==> flow/design.v <==
`timescale 1ns/1ns
module mux2x1( a, b, out, sel );
    input a, b, sel;
    output out;
    assign out = sel ? a : b;
endmodule
module mux2( sel, a, b, out );
    parameter bitwidth = 32 ;
    input  sel; 
    input  [bitwidth-1:0] a, b;
    output [bitwidth-1:0] out;
    assign out = sel ? a : b;
endmodule
module mux3( sel, a, b, c, out );
    parameter bitwidth = 32 ;
    input  [1:0]  sel; 
    input  [bitwidth-1:0] a, b, c;
    output [bitwidth-1:0] out;
    assign out = sel == 0 ? a : sel == 1 ? b : c;
endmodule
module add32(a, b, result);
    input  [31:0] a, b;
    output [31:0] result;
    assign result = a + b;
endmodule
module sign_extend( immed_in, ext_immed_out );
	input  [15:0] immed_in;
	output [31:0] ext_immed_out;
	assign ext_immed_out = { { 16{immed_in[15]} }, immed_in };
endmodule
module reg32(clk, rst, d_in, d_out );
    input  clk, rst;
    input  [31:0] d_in;
    output reg [31:0] d_out;
    always @(posedge clk) begin
        if (rst)
            d_out <= 32'b0;
      else 
            d_out <= d_in;
    end
endmodule
module ALU_Slice( a, b, cin, cout, inv, ctl, out );
    input a, b, cin, inv;
    input [2:0] ctl;
    output cout, out;
    wire and_out, or_out, fa_out;
    wire bx, e1, e2, e3;
    parameter ALU_add = 3'b010;
    parameter ALU_sub = 3'b110;
    parameter ALU_and = 3'b000;
    parameter ALU_or = 3'b001;
    parameter ALU_slt = 3'b111;
    and (and_out, a, b);
    or (or_out, a, b);
    xor (bx, b, inv);
    xor (e1, a, bx);
    and (e2, a, bx);
    and (e3, e1, cin);
    or (cout, e2, e3);
    xor (fa_out, e1, cin);
    assign out = ctl[1] ? fa_out : (ctl[0] ? or_out : and_out);
endmodule
`timescale 1ns/1ns
module Shifter( a, b, result );
    input [31:0] a, b;
    output [31:0] result;     
    wire[31:0] w[0:5];
    assign w[0] = a;
    genvar i, j;
    for( i = 0 ; i < 5 ; i = i + 1 ) begin
        for( j = 2**i-1 ; j >= 0 ; j = j - 1 )  
            mux2x1 mux( .a(1'b0), .b(w[i][j]), .out(w[i+1][j]), .sel(b[i]) );
        for( j = 2**i ; j < 32 ; j = j + 1 )
            mux2x1 mux( .a(w[i][j-2**i]), .b(w[i][j]), .out(w[i+1][j]), .sel(b[i]) );
    end
    assign result = w[5] ;  
endmodule
module ALU( ctl, a, b, result, zero );
    input [2:0]   ctl ;
    input [31:0]  a, b ;
    output [31:0] result ;
    output zero ;
    wire [31:0] c, ALUOut, ShifterOut;
    wire inv;
    parameter ALU_sll = 3'b011;
    parameter ALU_add = 3'b010;
    parameter ALU_sub = 3'b110;
    parameter ALU_and = 3'b000;
    parameter ALU_or = 3'b001;
    parameter ALU_slt = 3'b111;
    assign inv = (ctl == ALU_sub || ctl == ALU_slt);
    genvar i;
    ALU_Slice slice( .a(a[0]), .b(b[0]), .cin(inv), .cout(c[0]), .ctl(ctl), .out(ALUOut[0]), .inv(inv) );
    for(i = 1 ; i<32 ; i=i+1)
        ALU_Slice slice( .a(a[i]), .b(b[i]), .cin(c[i-1]), .cout(c[i]), .ctl(ctl), .out(ALUOut[i]), .inv(inv) );
    Shifter shifter( .a(a), .b(b), .result(ShifterOut) );
    assign result = ( ctl == ALU_sll ? ShifterOut :
                      ctl == ALU_slt ? {31'b0, ALUOut[31]} : ALUOut); 
    assign zero = (result == 32'b0);
endmodule
module alu_ctl(ALUOp, Funct, ALUOperation, DIVU, ALUSEL);
    input  [1:0] ALUOp;
    input  [5:0] Funct;
    output reg DIVU;
    output reg [1:0] ALUSEL;
    output reg [2:0] ALUOperation;
    parameter F_sll = 6'd0;
    parameter F_mfhi = 6'd10;
    parameter F_mflo = 6'd12;
    parameter F_divu = 6'd27;
    parameter F_add = 6'd32;
    parameter F_sub = 6'd34;
    parameter F_and = 6'd36;
    parameter F_or = 6'd37;
    parameter F_slt = 6'd42;
    parameter ALU_sll = 3'b011;
    parameter ALU_add = 3'b010;
    parameter ALU_sub = 3'b110;
    parameter ALU_and = 3'b000;
    parameter ALU_or = 3'b001;
    parameter ALU_slt = 3'b111;
    always @(*) begin
        ALUSEL = 2;
        DIVU = 1'b0;
        ALUOperation = ALU_and;
        case (ALUOp)
        2'b00 : ALUOperation = ALU_add;
        2'b01 : ALUOperation = ALU_sub;
        2'b11 : ALUOperation = ALU_or ;
        2'b10 : case (Funct)
                F_sll : ALUOperation = ALU_sll;
                F_add : ALUOperation = ALU_add;
                F_sub : ALUOperation = ALU_sub;
                F_and : ALUOperation = ALU_and;
                F_or : ALUOperation = ALU_or;
                F_slt : ALUOperation = ALU_slt;
                F_divu: DIVU = 1;
                F_mfhi: ALUSEL = 0;
                F_mflo: ALUSEL = 1;
                default : ALUOperation = ALU_and;
                endcase
        default ALUOperation = ALU_and;
        endcase
    end
endmodule
module control( opcode, RegDst, ALUSrc, MemtoReg, RegWrite, 
                MemRead, MemWrite, Branch, Jump, ALUOp, bne);
    input  [5:0] opcode;
    output reg RegDst, ALUSrc, MemtoReg, RegWrite, MemRead, MemWrite, Branch, Jump, bne;
    output reg [1:0] ALUOp;
    parameter R_FORMAT = 6'd0;
    parameter LW = 6'd35;
    parameter SW = 6'd43;
    parameter BEQ = 6'd4;
    parameter BNE = 6'd5;    
    parameter ORI = 6'd13;
	parameter J = 6'd2;
	parameter NOP = 6'd63;
    always @(*) begin
        case ( opcode )
            R_FORMAT : 
            begin
                RegDst = 1'b1; ALUSrc = 1'b0; MemtoReg = 1'b0; RegWrite = 1'b1; MemRead = 1'b0; 
                MemWrite = 1'b0; Branch = 1'b0; Jump = 1'b0; ALUOp = 2'b10; bne = 1'd0 ;
            end
            LW :
            begin
                RegDst = 1'b0; ALUSrc = 1'b1; MemtoReg = 1'b1; RegWrite = 1'b1; MemRead = 1'b1; 
                MemWrite = 1'b0; Branch = 1'b0; Jump = 1'b0; ALUOp = 2'b00; bne = 1'd0 ;
            end
            SW :
            begin
                RegDst = 1'b0; ALUSrc = 1'b1; MemtoReg = 1'b0; RegWrite = 1'b0; MemRead = 1'b0; 
                MemWrite = 1'b1; Branch = 1'b0; Jump = 1'b0; ALUOp = 2'b00; bne = 1'd0;
            end
            ORI :
            begin
                RegDst = 1'b0; ALUSrc = 1'b1; MemtoReg = 1'b0; RegWrite = 1'b1; MemRead = 1'b0; 
                MemWrite = 1'b0; Branch = 1'b0; Jump = 1'b0; ALUOp = 2'b11; bne = 1'd0;
            end
            BEQ :
            begin
                RegDst = 1'b0; ALUSrc = 1'b0; MemtoReg = 1'b0; RegWrite = 1'b0; MemRead = 1'b0; 
                MemWrite = 1'b0; Branch = 1'b1; Jump = 1'b0; ALUOp = 2'b01; bne = 1'd0;
            end
            BNE :
            begin
                RegDst = 1'b0; ALUSrc = 1'b0; MemtoReg = 1'b0; RegWrite = 1'b0; MemRead = 1'b0; 
                MemWrite = 1'b0; Branch = 1'b1; Jump = 1'b0; ALUOp = 2'b01; bne = 1'd1 ;
            end
            J :
            begin
                RegDst = 1'b0; ALUSrc = 1'b0; MemtoReg = 1'b0; RegWrite = 1'b0; MemRead = 1'b0; 
                MemWrite = 1'b0; Branch = 1'b0; Jump = 1'b1; ALUOp = 2'b01; bne = 1'd0 ;
            end
            NOP :
            begin
                RegDst=1'b0; ALUSrc=1'b0; MemtoReg=1'b0; RegWrite=1'b0; MemRead=1'b0; 
                MemWrite=1'b0; Branch=1'b0; Jump = 1'b0; ALUOp = 2'b00;  bne = 1'd0 ;
            end
            default
            begin
                RegDst=1'b0; ALUSrc=1'b0; MemtoReg=1'b0; RegWrite=1'b0; MemRead=1'b0; 
                MemWrite=1'b0; Branch=1'b0; Jump = 1'b0; ALUOp = 2'b00;  bne = 1'd0 ;
            end
        endcase
    end
endmodule
module Divider( clk, rst, a, b, result );
    input  clk, rst ;
    input  [31:0] a ;
    input  [31:0] b ;
    output [63:0] result ;
    reg [31:0] REM;
    reg [31:0] QUO;
    reg [31:0] div;
    reg [5:0]  counter;
    wire [32:0] part;
    wire [32:0] diff;
    assign part = {REM, QUO[31]};
    assign diff = part - {1'b0, div};
    always @( posedge clk ) begin
        if ( rst ) begin
            REM <= 32'd0;
            QUO <= a;
            div <= b;
            counter <= 6'd32;
        end
        else if ( counter != 6'd0 ) begin
            if ( part >= {1'b0, div} ) begin
                REM <= diff[31:0];
                QUO <= {QUO[30:0], 1'b1};
            end
            else begin
                REM <= part[31:0];
                QUO <= {QUO[30:0], 1'b0};
            end
            counter <= counter - 6'd1;
        end
    end
    assign result = {REM, QUO};
endmodule
module HiLo( clk, DivAns, HiOut, LoOut );
    input clk ;
    input [63:0] DivAns ;
    output [31:0] HiOut, LoOut ;
    reg [63:0] REM;
    always@( posedge clk )
        REM <= DivAns;
    assign HiOut = REM[63:32];
    assign LoOut = REM[31:0];
endmodule
module Hazard( clk, rst, stay, instr, instr_out );
    input clk, rst;
    input [31:0] instr;
    output [31:0] instr_out;
    output stay;
    reg [5:0] counter;
    reg [5:0] bubbles;
    wire [5:0] opcode;
    wire [5:0] funct;
    wire issue;
    assign opcode = instr[31:26];
    assign funct = instr[5:0];
    parameter instr_NOP = 32'hFC000000;
    always @(*) begin
        if (opcode == 6'd2 || opcode == 6'd4 || opcode == 6'd5)       
            bubbles = 6'd3;
        else if (opcode == 6'd0 && funct == 6'd27)                   
            bubbles = 6'd34;
        else if (opcode == 6'd0 || opcode == 6'd35 || opcode == 6'd13)  
            bubbles = 6'd3;
        else
            bubbles = 6'd0;
    end
    assign issue = (counter == 6'd0);
    assign instr_out = issue ? instr : instr_NOP;
    assign stay = ~issue;
    always @(posedge clk) begin
        if (rst)
            counter <= 6'd0;
        else if (issue)
            counter <= bubbles;
        else
            counter <= counter - 6'd1;
    end
endmodule
module reg_file(clk, RegWrite, RN1, RN2, WN, WD, RD1, RD2);
    input  clk, RegWrite;
    input  [4:0] RN1, RN2, WN;
    input  [31:0] WD;
    output [31:0] RD1, RD2; 
    wire[4:0] RN1, RN2;
    reg [31:0] RD1, RD2;
    reg [31:0] file_array[31:1];
    always @(*) begin
      RD1 = (RN1 == 5'd0) ? 32'd0 : file_array[RN1];
    end
    always @(*) begin
      RD2 = (RN2 == 5'd0) ? 32'd0 : file_array[RN2];
    end
    always @(posedge clk)
        if(RegWrite && WN != 0)
            file_array[WN] <= WD;
endmodule 
module reg_IF_ID( clk, rst, pc_incr, instr, pc_incr_out, instr_out );  
	input   clk, rst ;
	input  [31:0] pc_incr, instr;
    output reg [31:0] pc_incr_out, instr_out;
	always @(posedge clk)begin
		if (rst) begin
			pc_incr_out <= 32'd0;
			instr_out <= 32'd0;
		end
		else begin
			pc_incr_out <= pc_incr;
			instr_out <= instr;
		end
	end
endmodule
module reg_ID_EX( opcode, clk, rst, RegDst, ALUSrc, ALUOp, MemRead, MemWrite, Branch, MemtoReg, RegWrite, bne,
                  rfile_rd1, rfile_rd2, ext_immed, rt, rd, pc_incr,
                   opcode_out, RegDst_out, ALUSrc_out, ALUOp_out, MemRead_out, MemWrite_out, Branch_out, MemtoReg_out,RegWrite_out, bne_out,
                  rfile_rd1_out , rfile_rd2_out, ext_immed_out, rt_out, rd_out, pc_incr_out );
  input clk, rst, RegDst, ALUSrc, MemRead, MemWrite, Branch, MemtoReg, RegWrite, bne;
  input [1:0]  ALUOp;
  input [4:0]  rt, rd ;
  input [31:0] ext_immed, rfile_rd1, rfile_rd2, pc_incr ;  
  input[5:0] opcode;
  output reg [5:0] opcode_out;
  output reg RegDst_out, ALUSrc_out, MemRead_out, MemWrite_out, Branch_out, MemtoReg_out, RegWrite_out, bne_out;  
  output reg [1:0]  ALUOp_out;
  output reg [4:0] rt_out, rd_out ;
  output reg [31:0] ext_immed_out, rfile_rd1_out, rfile_rd2_out, pc_incr_out ;
    always @(posedge clk) begin
		if (rst) begin
			pc_incr_out <= 32'd0;
      opcode_out <= 6'd0;
            RegDst_out <= RegDst;
            ALUSrc_out <= 0;
            ALUOp_out <= 2'd0;
            MemWrite_out <=0;
            Branch_out <= 0;
            MemRead_out <= 0;
            MemtoReg_out <= 0;
            RegWrite_out <= 0;
            ext_immed_out <= 32;
            rt_out <= 5'd0;
            rd_out <= 5'd0;
            rfile_rd1_out <= 32'd0;
            rfile_rd2_out <= 32'd0;
            bne_out <= 1'd0;
		end
        else begin
  opcode_out <= opcode;
            RegDst_out <= RegDst;
            ALUSrc_out <= ALUSrc;
            ALUOp_out <= ALUOp;
            MemRead_out <= MemRead;
            MemWrite_out <= MemWrite;
            Branch_out <= Branch;
            MemtoReg_out <= MemtoReg;
            RegWrite_out <= RegWrite;
            ext_immed_out <= ext_immed;
            rt_out <= rt;
            rd_out <= rd;
            rfile_rd1_out <= rfile_rd1;
            rfile_rd2_out <= rfile_rd2;
            pc_incr_out <= pc_incr;  
            bne_out <= bne;
        end
	end
endmodule
module reg_EX_MEM( opcode, funct, clk,reset, 
                   RW, MtoR, MR, MW, Branch, bne,  
                   ext_immed, zero, aluANS, rd2, WN,b_tgt,   
                   opcode_out, funct_out, RW_out, MtoR_out, MR_out, MW_out, Branch_out, bne_out,  
                   ext_immed_out, zero_out, aluANS_out, rd2_out, WN_out, b_tgt_out );  
	input  clk,reset, bne;
	input RW, MtoR, MR, MW, Branch ;
  input[31:0] ext_immed, aluANS, rd2, b_tgt ;
  input[4:0] WN;
  input[5:0] funct, opcode ;
	input zero;
  output reg [5:0] funct_out, opcode_out ;
	output  RW_out, MtoR_out, MR_out, MW_out, Branch_out, bne_out;
    output[31:0] ext_immed_out, aluANS_out, rd2_out, b_tgt_out ;
    output[4:0] WN_out;
	output zero_out;
	reg  RW_out, MtoR_out, MR_out, MW_out, Branch_out;
	reg[31:0] ext_immed_out, aluANS_out, rd2_out, b_tgt_out;
  reg[4:0] WN_out;
  reg zero_out, bne_out ;  
    always @( posedge clk ) begin  
        opcode_out <= 5'd0;
        if(reset) begin
      funct_out <= 5'd0;
			ext_immed_out <=32'd0;
			zero_out <=1'd0;
			aluANS_out <=32'd0;
			rd2_out <=32'd0;
			WN_out <=5'd0;
			RW_out <=1'd0;
			MtoR_out <=1'd0;
			MR_out <=1'd0;
			MW_out <=1'd0;
            Branch_out <= 32'd0;
            bne_out <= 1'd0;
            b_tgt_out <= 1'd0;
		end
		else begin
      opcode_out <= opcode;
      funct_out <= funct;
			ext_immed_out<= ext_immed;
			zero_out<=zero;
			aluANS_out<=aluANS;
			rd2_out<=rd2;
			WN_out<=WN;
			RW_out<=RW;
			MtoR_out<=MtoR;
			MR_out<=MR;
			MW_out<=MW;
			Branch_out<=Branch;
            bne_out <= bne;
            b_tgt_out <= b_tgt;
		end
	end
endmodule
module reg_MEM_WB( opcode, funct, clk, rst, regWrite, memtoReg, dataMemrd, ALU_result, WN,
                   opcode_out, funct_out, regWrite_out, memtoReg_out, dataMemrd_out, ALU_result_out, WN_out) ;
    input clk, rst, regWrite, memtoReg ;
    input [4:0] WN;
    input [31:0] dataMemrd, ALU_result; 
  input[5:0] funct, opcode;
    output regWrite_out, memtoReg_out ;
    output [4:0] WN_out ;
    output [31:0] dataMemrd_out, ALU_result_out ;
  output reg [5:0] funct_out, opcode_out;
    reg  regWrite_out, memtoReg_out ;
    reg [4:0] WN_out ;
    reg [31:0] dataMemrd_out, ALU_result_out ;
    always@(posedge clk )begin
        if ( rst ) begin
          opcode_out <= 5'd0;
          funct_out <= 5'd0;
            regWrite_out <= 0;
            memtoReg_out <= 0; 
            dataMemrd_out <= 32'd0;
            ALU_result_out <= 32'd0;
            WN_out <= 5'd0;
        end 
        else begin
          opcode_out <= opcode;
            funct_out <= funct;
            regWrite_out <= regWrite;
            memtoReg_out <= memtoReg;
            dataMemrd_out <= dataMemrd;
            ALU_result_out <= ALU_result;
            WN_out <= WN;
        end
    end  
endmodule
    module mips_pipeline(clk, rst, imem_addr, imem_rdata, dmem_addr, dmem_wdata, dmem_we, dmem_rdata);
    input clk, rst;
    output [31:0] imem_addr;
    input  [31:0] imem_rdata;
    output [31:0] dmem_addr, dmem_wdata;
    output dmem_we;
    input  [31:0] dmem_rdata;
    wire [31:0] pc, pc_incr, ID_pc_incr, pc_next, dmem_rdata_w, jump_addr, branch_addr, wd;
    wire [31:0] instr, ID_instr, IF_instr;
    wire [31:0] alu_b, b_tgt, EX_b_tgt;
    wire RegWrite, Branch, PCSrc, RegDst, MemtoReg, MemRead, MemWrite, ALUSrc, Zero, Jump, bne, ID_RegWrite;
    wire [1:0] ALUOp;
    wire [2:0] Operation;
    reg32 PC( .clk(clk), .rst(rst), .d_in(pc_next), .d_out(pc) );
    wire stay;
    wire[31:0] pc_add;
    assign imem_addr = pc;
    assign IF_instr = imem_rdata;
    Hazard hazard( .clk(clk), .rst(rst), .stay(stay), .instr(IF_instr), .instr_out(instr) );
    add32 PCADD( .a(pc), .b(32'd4), .result(pc_incr) );  
    mux2 #(32) STMUX( .sel(stay), .a(pc), .b(pc_incr), .out(pc_add) );
    mux2 #(32) PCMUX( .sel(PCSrc), .a(b_tgt), .b(pc_add), .out(branch_addr) );
    mux2 #(32) JMUX( .sel(Jump), .a(jump_addr), .b(branch_addr), .out(pc_next) );
      reg_IF_ID REG_IF_ID( .clk(clk), .rst(rst), .pc_incr(pc_incr), .instr(instr), .pc_incr_out(ID_pc_incr),   .instr_out(ID_instr));
    wire [1:0] EX_ALUOp;
    wire [5:0] opcode;
    wire [4:0] rs, rt, rd, wn;
    wire [15:0] immed;
    wire [25:0] jumpoffset;
    wire [31:0] ext_immed, EX_pc_incr, EX_instr;
    wire [31:0] rd1, rd2;
    wire ID_MemWrite, EX_RegDst, EX_ALUSrc, EX_MemRead, EX_MemWrite, EX_Branch, EX_MemtoReg, EX_RegWrite;
    assign opcode = ID_instr[31:26];
    assign rs = ID_instr[25:21];
    assign rt = ID_instr[20:16];
    assign rd = ID_instr[15:11];
    assign immed = ID_instr[15:0];
    assign jumpoffset = ID_instr[25:0];
    assign jump_addr = { ID_pc_incr[31:28], jumpoffset, 2'b00 };
    sign_extend SignExtend( .immed_in(immed), .ext_immed_out(ext_immed) );
	reg_file RegFile( .clk(clk), .RegWrite(RegWrite), .RN1(rs), .RN2(rt), .WN(wn), 
					  .WD(wd), .RD1(rd1), .RD2(rd2) );
    control CTL(.opcode(opcode), .RegDst(RegDst), .ALUSrc(ALUSrc), .MemtoReg(MemtoReg), 
                .RegWrite(ID_RegWrite), .MemRead(MemRead), .MemWrite(ID_MemWrite), .Branch(Branch), 
              .Jump(Jump), .ALUOp(ALUOp), .bne(bne));
      wire [5:0] EX_opcode;
    wire EX_bne;
    wire [4:0]  EX_wn, EX_rd, EX_rt;
    wire [31:0] EX_ext_immed, EX_rd1, EX_rd2;
      reg_ID_EX REG_ID_EX(.opcode(opcode), .clk(clk), .rst(rst), .RegDst(RegDst), .ALUSrc(ALUSrc), .ALUOp(ALUOp), .MemRead(MemRead), .MemWrite(ID_MemWrite), .Branch(Branch), .MemtoReg(MemtoReg), .RegWrite(ID_RegWrite), .bne(bne), .rfile_rd1(rd1), .rfile_rd2(rd2), .ext_immed(ext_immed), .rt(rt), .rd(rd), .pc_incr(ID_pc_incr),
                         .opcode_out(EX_opcode),.RegDst_out(EX_RegDst), .ALUSrc_out(EX_ALUSrc), .ALUOp_out(EX_ALUOp), 
                         .MemRead_out(EX_MemRead), .MemWrite_out(EX_MemWrite), .Branch_out(EX_Branch),     
                         .MemtoReg_out(EX_MemtoReg),.RegWrite_out(EX_RegWrite), 
                        .bne_out(EX_bne) , .rfile_rd1_out(EX_rd1), .rfile_rd2_out(EX_rd2),   .ext_immed_out(EX_ext_immed), 
                         .rt_out(EX_rt), .rd_out(EX_rd), .pc_incr_out(EX_pc_incr) );
    wire MEM_zero, MEM_bne, DIVU ;
    wire [1:0] ALUSEL;
    wire [5:0] MEM_funct, funct, MEM_opcode;
    wire [4:0] MEM_shamt, shamt, MEM_wn;
    wire [31:0] MEM_ext_immed, MEM_pc_incr, MEM_instr;  
    wire [31:0] MEM_rd1, MEM_rd2, MEM_aluANS, MEM_result ;  
    wire MEM_RegDst, MEM_ALUSrc, MEM_MemRead, MEM_MemWrite, MEM_Branch, MEM_MemtoReg;
    wire [63:0] div_out ;
    wire [31:0] hi, lo, alu_out;
    wire [31:0] result, b_offset; 
    assign funct = EX_ext_immed[5:0]; 
    assign shamt = EX_ext_immed[10:6];
    assign b_offset = EX_ext_immed << 2;  
      add32 BRADD( .a(EX_pc_incr), .b(b_offset), .result(EX_b_tgt) ); 
    mux2 #(32) ALUMUX( .sel(EX_ALUSrc), .a(EX_ext_immed), .b(EX_rd2), .out(alu_b) );  
    alu_ctl ALUCTL( .ALUOp(EX_ALUOp), .Funct(funct), .ALUOperation(Operation), .DIVU(DIVU), .ALUSEL(ALUSEL) );  
    Divider divider( .clk(clk), .rst(DIVU), .a(EX_rd1), .b(EX_rd2), .result(div_out) );
    HiLo HILO( .clk(clk), .DivAns(div_out), .HiOut(hi), .LoOut(lo) );
      ALU alu( .ctl(Operation), .a(EX_rd1), .b(alu_b), .result(alu_out), .zero(Zero)); 
      mux3 ALURMUX( .sel(ALUSEL), .a(hi), .b(lo), .c(alu_out), .out(result) );     
      mux2 #(5)  RFMUX( .sel(EX_RegDst), .a(EX_rd), .b(EX_rt), .out(EX_wn) );  
      reg_EX_MEM REG_EX_MEM( .opcode(EX_opcode), .funct(funct),  .clk (clk) , .reset(rst), .RW(EX_RegWrite), .MtoR(EX_MemtoReg), .MR(EX_MemRead), .MW(EX_MemWrite),.Branch(EX_Branch), .bne(EX_bne), .ext_immed(EX_ext_immed), .zero(Zero), .rd2(EX_rd2), .WN(EX_wn), .aluANS(result), .b_tgt(EX_b_tgt), 
                            .opcode_out(MEM_opcode), .funct_out(MEM_funct), .RW_out(MEM_RegWrite), .MtoR_out(MEM_MemtoReg), .MR_out(MEM_MemRead), .MW_out(MEM_MemWrite), .Branch_out(MEM_Branch), .bne_out(MEM_bne),                       .ext_immed_out(MEM_ext_immed), .zero_out(MEM_zero), .aluANS_out(MEM_result), .rd2_out(MEM_rd2), .WN_out(MEM_wn), .b_tgt_out(b_tgt) ) ;
    wire[5:0]  WB_opcode;
    wire[31:0] WB_dataMemrd, WB_result;
    wire WB_Branch, WB_MemtoReg, MEM_cmp;
    wire [4:0] MUX;
      wire [5:0] WB_funct;
    xor (MEM_cmp, MEM_bne, MEM_zero);
    and BRAND(PCSrc, MEM_cmp, MEM_Branch);
      assign dmem_addr = MEM_result;
      assign dmem_wdata = MEM_rd2;
      assign dmem_we = MEM_MemWrite;
      assign dmem_rdata_w = dmem_rdata;
      reg_MEM_WB REG_MEM_WB( .opcode(MEM_opcode), .funct(MEM_funct), .clk(clk), .rst(rst), .regWrite(MEM_RegWrite), .memtoReg(MEM_MemtoReg), .dataMemrd(dmem_rdata_w), .ALU_result(MEM_result), .WN(MEM_wn), .opcode_out(WB_opcode), .funct_out(WB_funct), .regWrite_out(RegWrite), .memtoReg_out(WB_MemtoReg), .dataMemrd_out(WB_dataMemrd), .ALU_result_out(WB_result), .WN_out(wn) ) ;
    mux2 #(32) WRMUX(  .sel(WB_MemtoReg), .a(WB_dataMemrd), .b(WB_result), .out(wd) );  
endmodule
From RTL to reports: mips_pipeline
Tool output for the design above, in the order of the flow.
Line numbers count from 1 in the design file above.
The mark n/a stands for no value.
Design
  design top: mips_pipeline
  clock port: clk
  cell library: sky130hd
  timing corner: tt_025C_1v80

Elaborated design
Yosys after proc, flatten, opt, wreduce and memory -nomap, before mapping. Print and check cells are not counted. Equal cells are merged and count once.
Memory sizes are those after Yosys's memory passes, which may raise the word count (mostly to a power of two), join words into wider ones and drop unused or constant bits.
Operators by class
  reduce/logical cells: 30
  add/sub/neg operators: 5
  equal/unequal tests: 26
  bitwise gates (word level): 256
  mux-type cells: 261
  magnitude comparators: 1
Operator list (number)
  32-bit 2-to-1 mux: 14
  1-bit 2-to-1 mux: 235
  1-bit XOR: 97
  1-bit AND: 95
  1-bit bitwise OR: 63
  6-bit == test (second input constant): 7
  33-bit by 32-bit >= comparator with 1-bit output: 1
  32-bit by 3-bit adder with 32-bit output (second input constant): 1
  32-bit adder: 1
  32-bit subtractor: 1
  32-bit logical NOT: 1
  6-bit by 3-bit == test with 1-bit output (second input constant): 4
  6-bit by 4-bit == test with 1-bit output (second input constant): 4
  6-bit logical NOT: 4
  6-bit 2-to-1 mux: 3
  3-bit parallel mux with 5-bit select: 1
  3-bit OR reduction: 4
  6-bit by 1-bit subtractor with 6-bit output (second input constant): 2
  6-bit by 2-bit == test with 1-bit output (second input constant): 2
  6-bit by 5-bit == test with 1-bit output (second input constant): 2
  3-bit parallel mux with 4-bit select: 1
  2-bit OR reduction: 5
  5-bit logical NOT: 2
  5-bit 2-to-1 mux: 2
  2-bit parallel mux with 2-bit select: 2
  3-bit == test (second input constant): 2
  6-bit nonzero test: 1
  2-bit parallel mux with 3-bit select: 1
Other operator kinds: 12; their cells: 21.
Word-level totals
  cells after elaboration: 618
  output and inout port bits: 97
  memories: 1
  bits of input ports: 66
  clocked read ports x word width: 64
  bits in writable memories: 992
  flip-flop bits (word level): 513
Memories
  RegFile.file_array: depth 31, bits a word 32, rd ports 2, wr ports 1, line 295  | reg [31:0] file_array[31:1];

Longest topological paths
Longest topological path by Yosys (ltp), each cell counted once; first at word level (registers and memories cut), then after technology mapping (sequential cells cut; the memories' decode and read muxes count).
Logic depth
  word-level depth: 75
  ABC_AREA: 0
  depth in mapped cells: 44
  gate-level depth less buffers: 41

Synthesis result
The flow's flattened synthesis, as Yosys stat reports it; memories are mapped. The netlist is that of the ABC_AREA named above (0 if unset); the other value can give another one.
Cell types
  sky130_fd_sc_hd__edfxtp_1: number 1056, total area 3.17E+04 µm²
  sky130_fd_sc_hd__dfxtp_1: number 509, total area 1.02E+04 µm²
  sky130_fd_sc_hd__mux4_2: number 406, total area 9143.77 µm²
  sky130_fd_sc_hd__mux2i_1: number 364, total area 3.64E+03 µm²
  sky130_fd_sc_hd__nor2_1: number 490, total area 1.84E+03 µm²
  sky130_fd_sc_hd__a21oi_1: number 293, total area 1.47E+03 µm²
  sky130_fd_sc_hd__nand2_1: number 344, total area 1.29E+03 µm²
  sky130_fd_sc_hd__nor2b_1: number 165, total area 1032.24 µm²
  sky130_fd_sc_hd__clkbuf_1: number 262, total area 983.443 µm²
  sky130_fd_sc_hd__o21ai_0: number 181, total area 905.869 µm²
  sky130_fd_sc_hd__ha_1: number 68, total area 850.816 µm²
  sky130_fd_sc_hd__a221oi_1: number 75, total area 656.88 µm²
  sky130_fd_sc_hd__o211ai_1: number 87, total area 653.126 µm²
  sky130_fd_sc_hd__fa_1: number 32, total area 640.614 µm²
  sky130_fd_sc_hd__xnor2_1: number 67, total area 586.813 µm²
  sky130_fd_sc_hd__a22oi_1: number 69, total area 517.997 µm²
  sky130_fd_sc_hd__a211oi_1: number 67, total area 502.982 µm²
  sky130_fd_sc_hd__xor2_1: number 54, total area 472.954 µm²
Not listed: further types 63, cells in them 664.
Synthesis totals
  mapped cells: 5253
  cell area after synthesis: 71506.1 µm²
  flip-flop cells: 1565
By module: a second synthesis without flattening, with its own total; a netlist apart from the flattened one above.
Second synthesis, totals
  cell total of the unflattened synthesis: 5865
  area (unflattened synthesis): 80661.1 µm²
Rows give one instance, submodules left out.
Modules
  reg_file: instances 1, area 46500.8 µm², cells 2601
  Divider: instances 1, area 5994.5 µm², cells 600
  reg_ID_EX: instances 1, area 4164.0 µm², cells 324
  reg_EX_MEM: instances 1, area 4093.9 µm², cells 320
  add32: instances 2, area 1861.8 µm², cells 271
  mux2 #(bitwidth=32): instances 5, area 544.3 µm², cells 36
  mux2x1: instances 160, area 15.0 µm², cells 1
  reg_MEM_WB: instances 1, area 2275.9 µm², cells 175
  ALU_Slice: instances 32, area 62.6 µm², cells 9
  reg_IF_ID: instances 1, area 1918.1 µm², cells 135
  HiLo: instances 1, area 1281.2 µm², cells 64
  reg32: instances 1, area 863.3 µm², cells 67
  mux3: instances 1, area 714.4 µm², cells 107
  ALU: instances 1, area 708.2 µm², cells 131
Modules not listed: 7.

Worst setup path after synthesis
Source: OpenSTA report_checks on the synthesized netlist (no wires, ideal clock, input and output delay 20% of the period each), path of least setup slack; recovery checks are left aside. Register names are those of the netlist, which keeps one name where synthesis merged equal registers.
Timing after synthesis
  kind: register to register
  from: register REG_ID_EX.ext_immed_out[0]
  to: register REG_EX_MEM.zero_out
  setup slack: -0.654 ns
  path buffers: 2
  period: 15.0 ns
  delay of the path: 15.654 ns
  stages on the path: 43
  arrival: 15.593 ns
  launch time at the first pin: 0.000 ns
  synthesis period reached: 15.654 ns
"delay of the path" is the arrival time less input delay plus setup time.
"stages on the path" counts driving pins, that of a launching flip-flop among them; a cell with two outputs on the path counts twice.
"synthesis period reached" is the clock period less the worst setup slack; recovery checks do not enter. This is arithmetic on one report: input and output delays are still those of the set period (20% each).
Between the ends stands the longest chain of elaborated cells between them, by number of cells; it is not shown to be the way that was timed. Of several equally long chains one is given.
Each line given opens the expression or statement behind the cell; cells for indexed reads and writes are added by Yosys, which also makes memories of some case tables.
On the way, after synthesis
  path through: sky130_fd_sc_hd__dfxtp_1 > sky130_fd_sc_hd__buf_2 > sky130_fd_sc_hd__nor4b_2 > sky130_fd_sc_hd__a31oi_1 > sky130_fd_sc_hd__clkbuf_1 > sky130_fd_sc_hd__o21ai_0 > sky130_fd_sc_hd__fa_1 > sky130_fd_sc_hd__fa_1 > sky130_fd_sc_hd__fa_1 > sky130_fd_sc_hd__fa_1 > sky130_fd_sc_hd__fa_1 > sky130_fd_sc_hd__fa_1 > sky130_fd_sc_hd__fa_1 > sky130_fd_sc_hd__fa_1 > sky130_fd_sc_hd__fa_1 > sky130_fd_sc_hd__fa_1 > sky130_fd_sc_hd__fa_1 > sky130_fd_sc_hd__fa_1 > [7 not listed] > sky130_fd_sc_hd__fa_1 > sky130_fd_sc_hd__fa_1 > sky130_fd_sc_hd__fa_1 > sky130_fd_sc_hd__fa_1 > sky130_fd_sc_hd__fa_1 > sky130_fd_sc_hd__fa_1 > sky130_fd_sc_hd__fa_1 > sky130_fd_sc_hd__fa_1 > sky130_fd_sc_hd__fa_1 > sky130_fd_sc_hd__fa_1 > sky130_fd_sc_hd__fa_1 > sky130_fd_sc_hd__xor2_1 > sky130_fd_sc_hd__o221ai_1 > sky130_fd_sc_hd__a21boi_0 > sky130_fd_sc_hd__a2111oi_0 > sky130_fd_sc_hd__nand4_1 > sky130_fd_sc_hd__nor4_1 > sky130_fd_sc_hd__and4_1
  length of the longest elaborated chain: 74
Ends and longest elaborated chain, after synthesis
  start, declared: line 334  | output reg [31:0] ext_immed_out, rfile_rd1_out, rfile_rd2_out, pc_incr_out ;
  start, assigned: line 347  | ext_immed_out <= 32;
  start, assigned: line 364  | ext_immed_out <= ext_immed;
  6-bit == test: line 130  | 2'b10 : case (Funct)
  3-bit parallel mux with 5-bit select: line 130
  3-bit parallel mux with 4-bit select: line 126  | case (ALUOp)
  3-bit == test: line 91  | assign inv = (ctl == ALU_sub || ctl == ALU_slt);
  1-bit logical OR: line 91
  1-bit XOR: line 55  | xor (bx, b, inv);
  1-bit XOR: line 56  | xor (e1, a, bx);
  [60 not listed]
  1-bit AND: line 58  | and (e3, e1, cin);
  1-bit bitwise OR: line 59  | or (cout, e2, e3);
  1-bit XOR: line 60  | xor (fa_out, e1, cin);
  1-bit 2-to-1 mux: line 61  | assign out = ctl[1] ? fa_out : (ctl[0] ? or_out : and_out);
  32-bit 2-to-1 mux: line 98  | ctl == ALU_slt ? {31'b0, ALUOut[31]} : ALUOut);
  32-bit 2-to-1 mux: line 97  | assign result = ( ctl == ALU_sll ? ShifterOut :
  32-bit logical NOT: line 99  | assign zero = (result == 32'b0);
  end, assigned: line 399  | zero_out <=1'd0;
  end, assigned: line 415  | zero_out<=zero;
  end, declared: line 389  | output zero_out;

Worst path after layout
From the final timing report of run A: the path of least setup slack in the routed layout; clock arrival at registers is part of the times.
Timing after layout
  kind: register to register
  from: register REG_ID_EX.ext_immed_out[4]
  to: register REG_EX_MEM.zero_out
  period: 8.34 ns
  setup slack: -4.89 ns
  arrival: 14.01 ns
  path buffers: 0
  stages on the path: 41
  launch time at the first pin: 0.84 ns
Between the ends stands the longest chain of elaborated cells between them, by number of cells; it is not shown to be the way that was timed. Of several equally long chains one is given.
On the way, after layout
  path through: sky130_fd_sc_hd__dfxtp_2 > sky130_fd_sc_hd__nor4b_4 > sky130_fd_sc_hd__a31oi_4 > sky130_fd_sc_hd__xnor2_2 > sky130_fd_sc_hd__fa_2 > sky130_fd_sc_hd__fa_2 > sky130_fd_sc_hd__fa_2 > sky130_fd_sc_hd__fa_2 > sky130_fd_sc_hd__fa_2 > sky130_fd_sc_hd__fa_2 > sky130_fd_sc_hd__fa_2 > sky130_fd_sc_hd__fa_2 > sky130_fd_sc_hd__fa_2 > sky130_fd_sc_hd__fa_2 > sky130_fd_sc_hd__fa_2 > sky130_fd_sc_hd__fa_2 > sky130_fd_sc_hd__fa_2 > sky130_fd_sc_hd__fa_2 > [5 not listed] > sky130_fd_sc_hd__fa_2 > sky130_fd_sc_hd__fa_2 > sky130_fd_sc_hd__fa_2 > sky130_fd_sc_hd__fa_2 > sky130_fd_sc_hd__fa_2 > sky130_fd_sc_hd__fa_2 > sky130_fd_sc_hd__fa_2 > sky130_fd_sc_hd__fa_2 > sky130_fd_sc_hd__fa_2 > sky130_fd_sc_hd__fa_2 > sky130_fd_sc_hd__fa_2 > sky130_fd_sc_hd__xor2_2 > sky130_fd_sc_hd__o221ai_1 > sky130_fd_sc_hd__a21boi_2 > sky130_fd_sc_hd__a2111oi_2 > sky130_fd_sc_hd__nand4_1 > sky130_fd_sc_hd__nor4_1 > sky130_fd_sc_hd__and4_1
  length of the longest elaborated chain: 74
Ends and longest elaborated chain, after layout
  start, declared: line 334  | output reg [31:0] ext_immed_out, rfile_rd1_out, rfile_rd2_out, pc_incr_out ;
  start, assigned: line 347  | ext_immed_out <= 32;
  start, assigned: line 364  | ext_immed_out <= ext_immed;
  6-bit == test: line 130  | 2'b10 : case (Funct)
  3-bit parallel mux with 5-bit select: line 130
  3-bit parallel mux with 4-bit select: line 126  | case (ALUOp)
  3-bit == test: line 91  | assign inv = (ctl == ALU_sub || ctl == ALU_slt);
  1-bit logical OR: line 91
  1-bit XOR: line 55  | xor (bx, b, inv);
  1-bit XOR: line 56  | xor (e1, a, bx);
  [60 not listed]
  1-bit AND: line 58  | and (e3, e1, cin);
  1-bit bitwise OR: line 59  | or (cout, e2, e3);
  1-bit XOR: line 60  | xor (fa_out, e1, cin);
  1-bit 2-to-1 mux: line 61  | assign out = ctl[1] ? fa_out : (ctl[0] ? or_out : and_out);
  32-bit 2-to-1 mux: line 98  | ctl == ALU_slt ? {31'b0, ALUOut[31]} : ALUOut);
  32-bit 2-to-1 mux: line 97  | assign result = ( ctl == ALU_sll ? ShifterOut :
  32-bit logical NOT: line 99  | assign zero = (result == 32'b0);
  end, assigned: line 399  | zero_out <=1'd0;
  end, assigned: line 415  | zero_out<=zero;
  end, declared: line 389  | output zero_out;

# Flow runs of mips_pipeline

Measured data: module mips_pipeline, platform sky130hd, 4 stored runs of the flow under differing settings, order arbitrary. Input and output delays are each 20% of the period that was set; the output load is 0.01 pF.
"achieved clock period" means the clock period less the worst setup slack. The figure is calculated, with input and output delays left at 20% of the set period.
"power" rests on the timing tool's default activity at the inputs, not on a simulated workload.
[run A] settings: ABC_AREA=0, CELL_PAD_IN_SITES_DETAIL_PLACEMENT=0, CELL_PAD_IN_SITES_GLOBAL_PLACEMENT=2, CORE_UTILIZATION=43, CTS_CLUSTER_DIAMETER=248, GPL_TIMING_DRIVEN=1, HOLD_SLACK_MARGIN=0.14, MIN_ROUTING_LAYER=met2, SLEW_MARGIN=0, period_ns=8.34, CAP_MARGIN=20, CORE_MARGIN=2
[run A] result: chip area after synthesis (Yosys) 71506.1 µm², die area 169571.0 µm², standard-cell area of the final layout 82659.3 µm², utilization 0.501, worst setup slack after layout -4.889 ns, power 26075 µW, achieved clock period 13.229 ns
[run B] settings: CORE_UTILIZATION=40, PLACE_DENSITY=0.6, period_ns=15.0, CAP_MARGIN=20, CORE_MARGIN=2, SLEW_MARGIN=20
[run B] result: chip area after synthesis (Yosys) 71506.1 µm², die area 182163.0 µm², standard-cell area of the final layout 81600.8 µm², utilization 0.458, worst setup slack after layout 0.520 ns, power 13648 µW, achieved clock period 14.480 ns
[run C] settings: CORE_UTILIZATION=40, PLACE_DENSITY=0.6, period_ns=14.6, CAP_MARGIN=20, CORE_MARGIN=2, SLEW_MARGIN=20
[run C] result: chip area after synthesis (Yosys) 71506.1 µm², die area 182163.0 µm², standard-cell area of the final layout 81713.4 µm², utilization 0.459, worst setup slack after layout 0.435 ns, power 14067 µW, achieved clock period 14.165 ns
[run D] settings: CAP_MARGIN=15, CELL_PAD_IN_SITES_DETAIL_PLACEMENT=2, CELL_PAD_IN_SITES_GLOBAL_PLACEMENT=2, CORE_MARGIN=8, CORE_UTILIZATION=19, CTS_CLUSTER_DIAMETER=263, GPL_ROUTABILITY_DRIVEN=0, GPL_TIMING_DRIVEN=1, HOLD_SLACK_MARGIN=0.21, MAX_ROUTING_LAYER=met4, PLACE_DENSITY_LB_ADDON=0.17, SETUP_SLACK_MARGIN=-0.5, period_ns=11.7, SLEW_MARGIN=20
[run D] result: chip area after synthesis (Yosys) 71506.1 µm², die area 396232.0 µm², standard-cell area of the final layout 86334.1 µm², utilization 0.23, worst setup slack after layout -1.555 ns, power 18971 µW, achieved clock period 13.255 ns
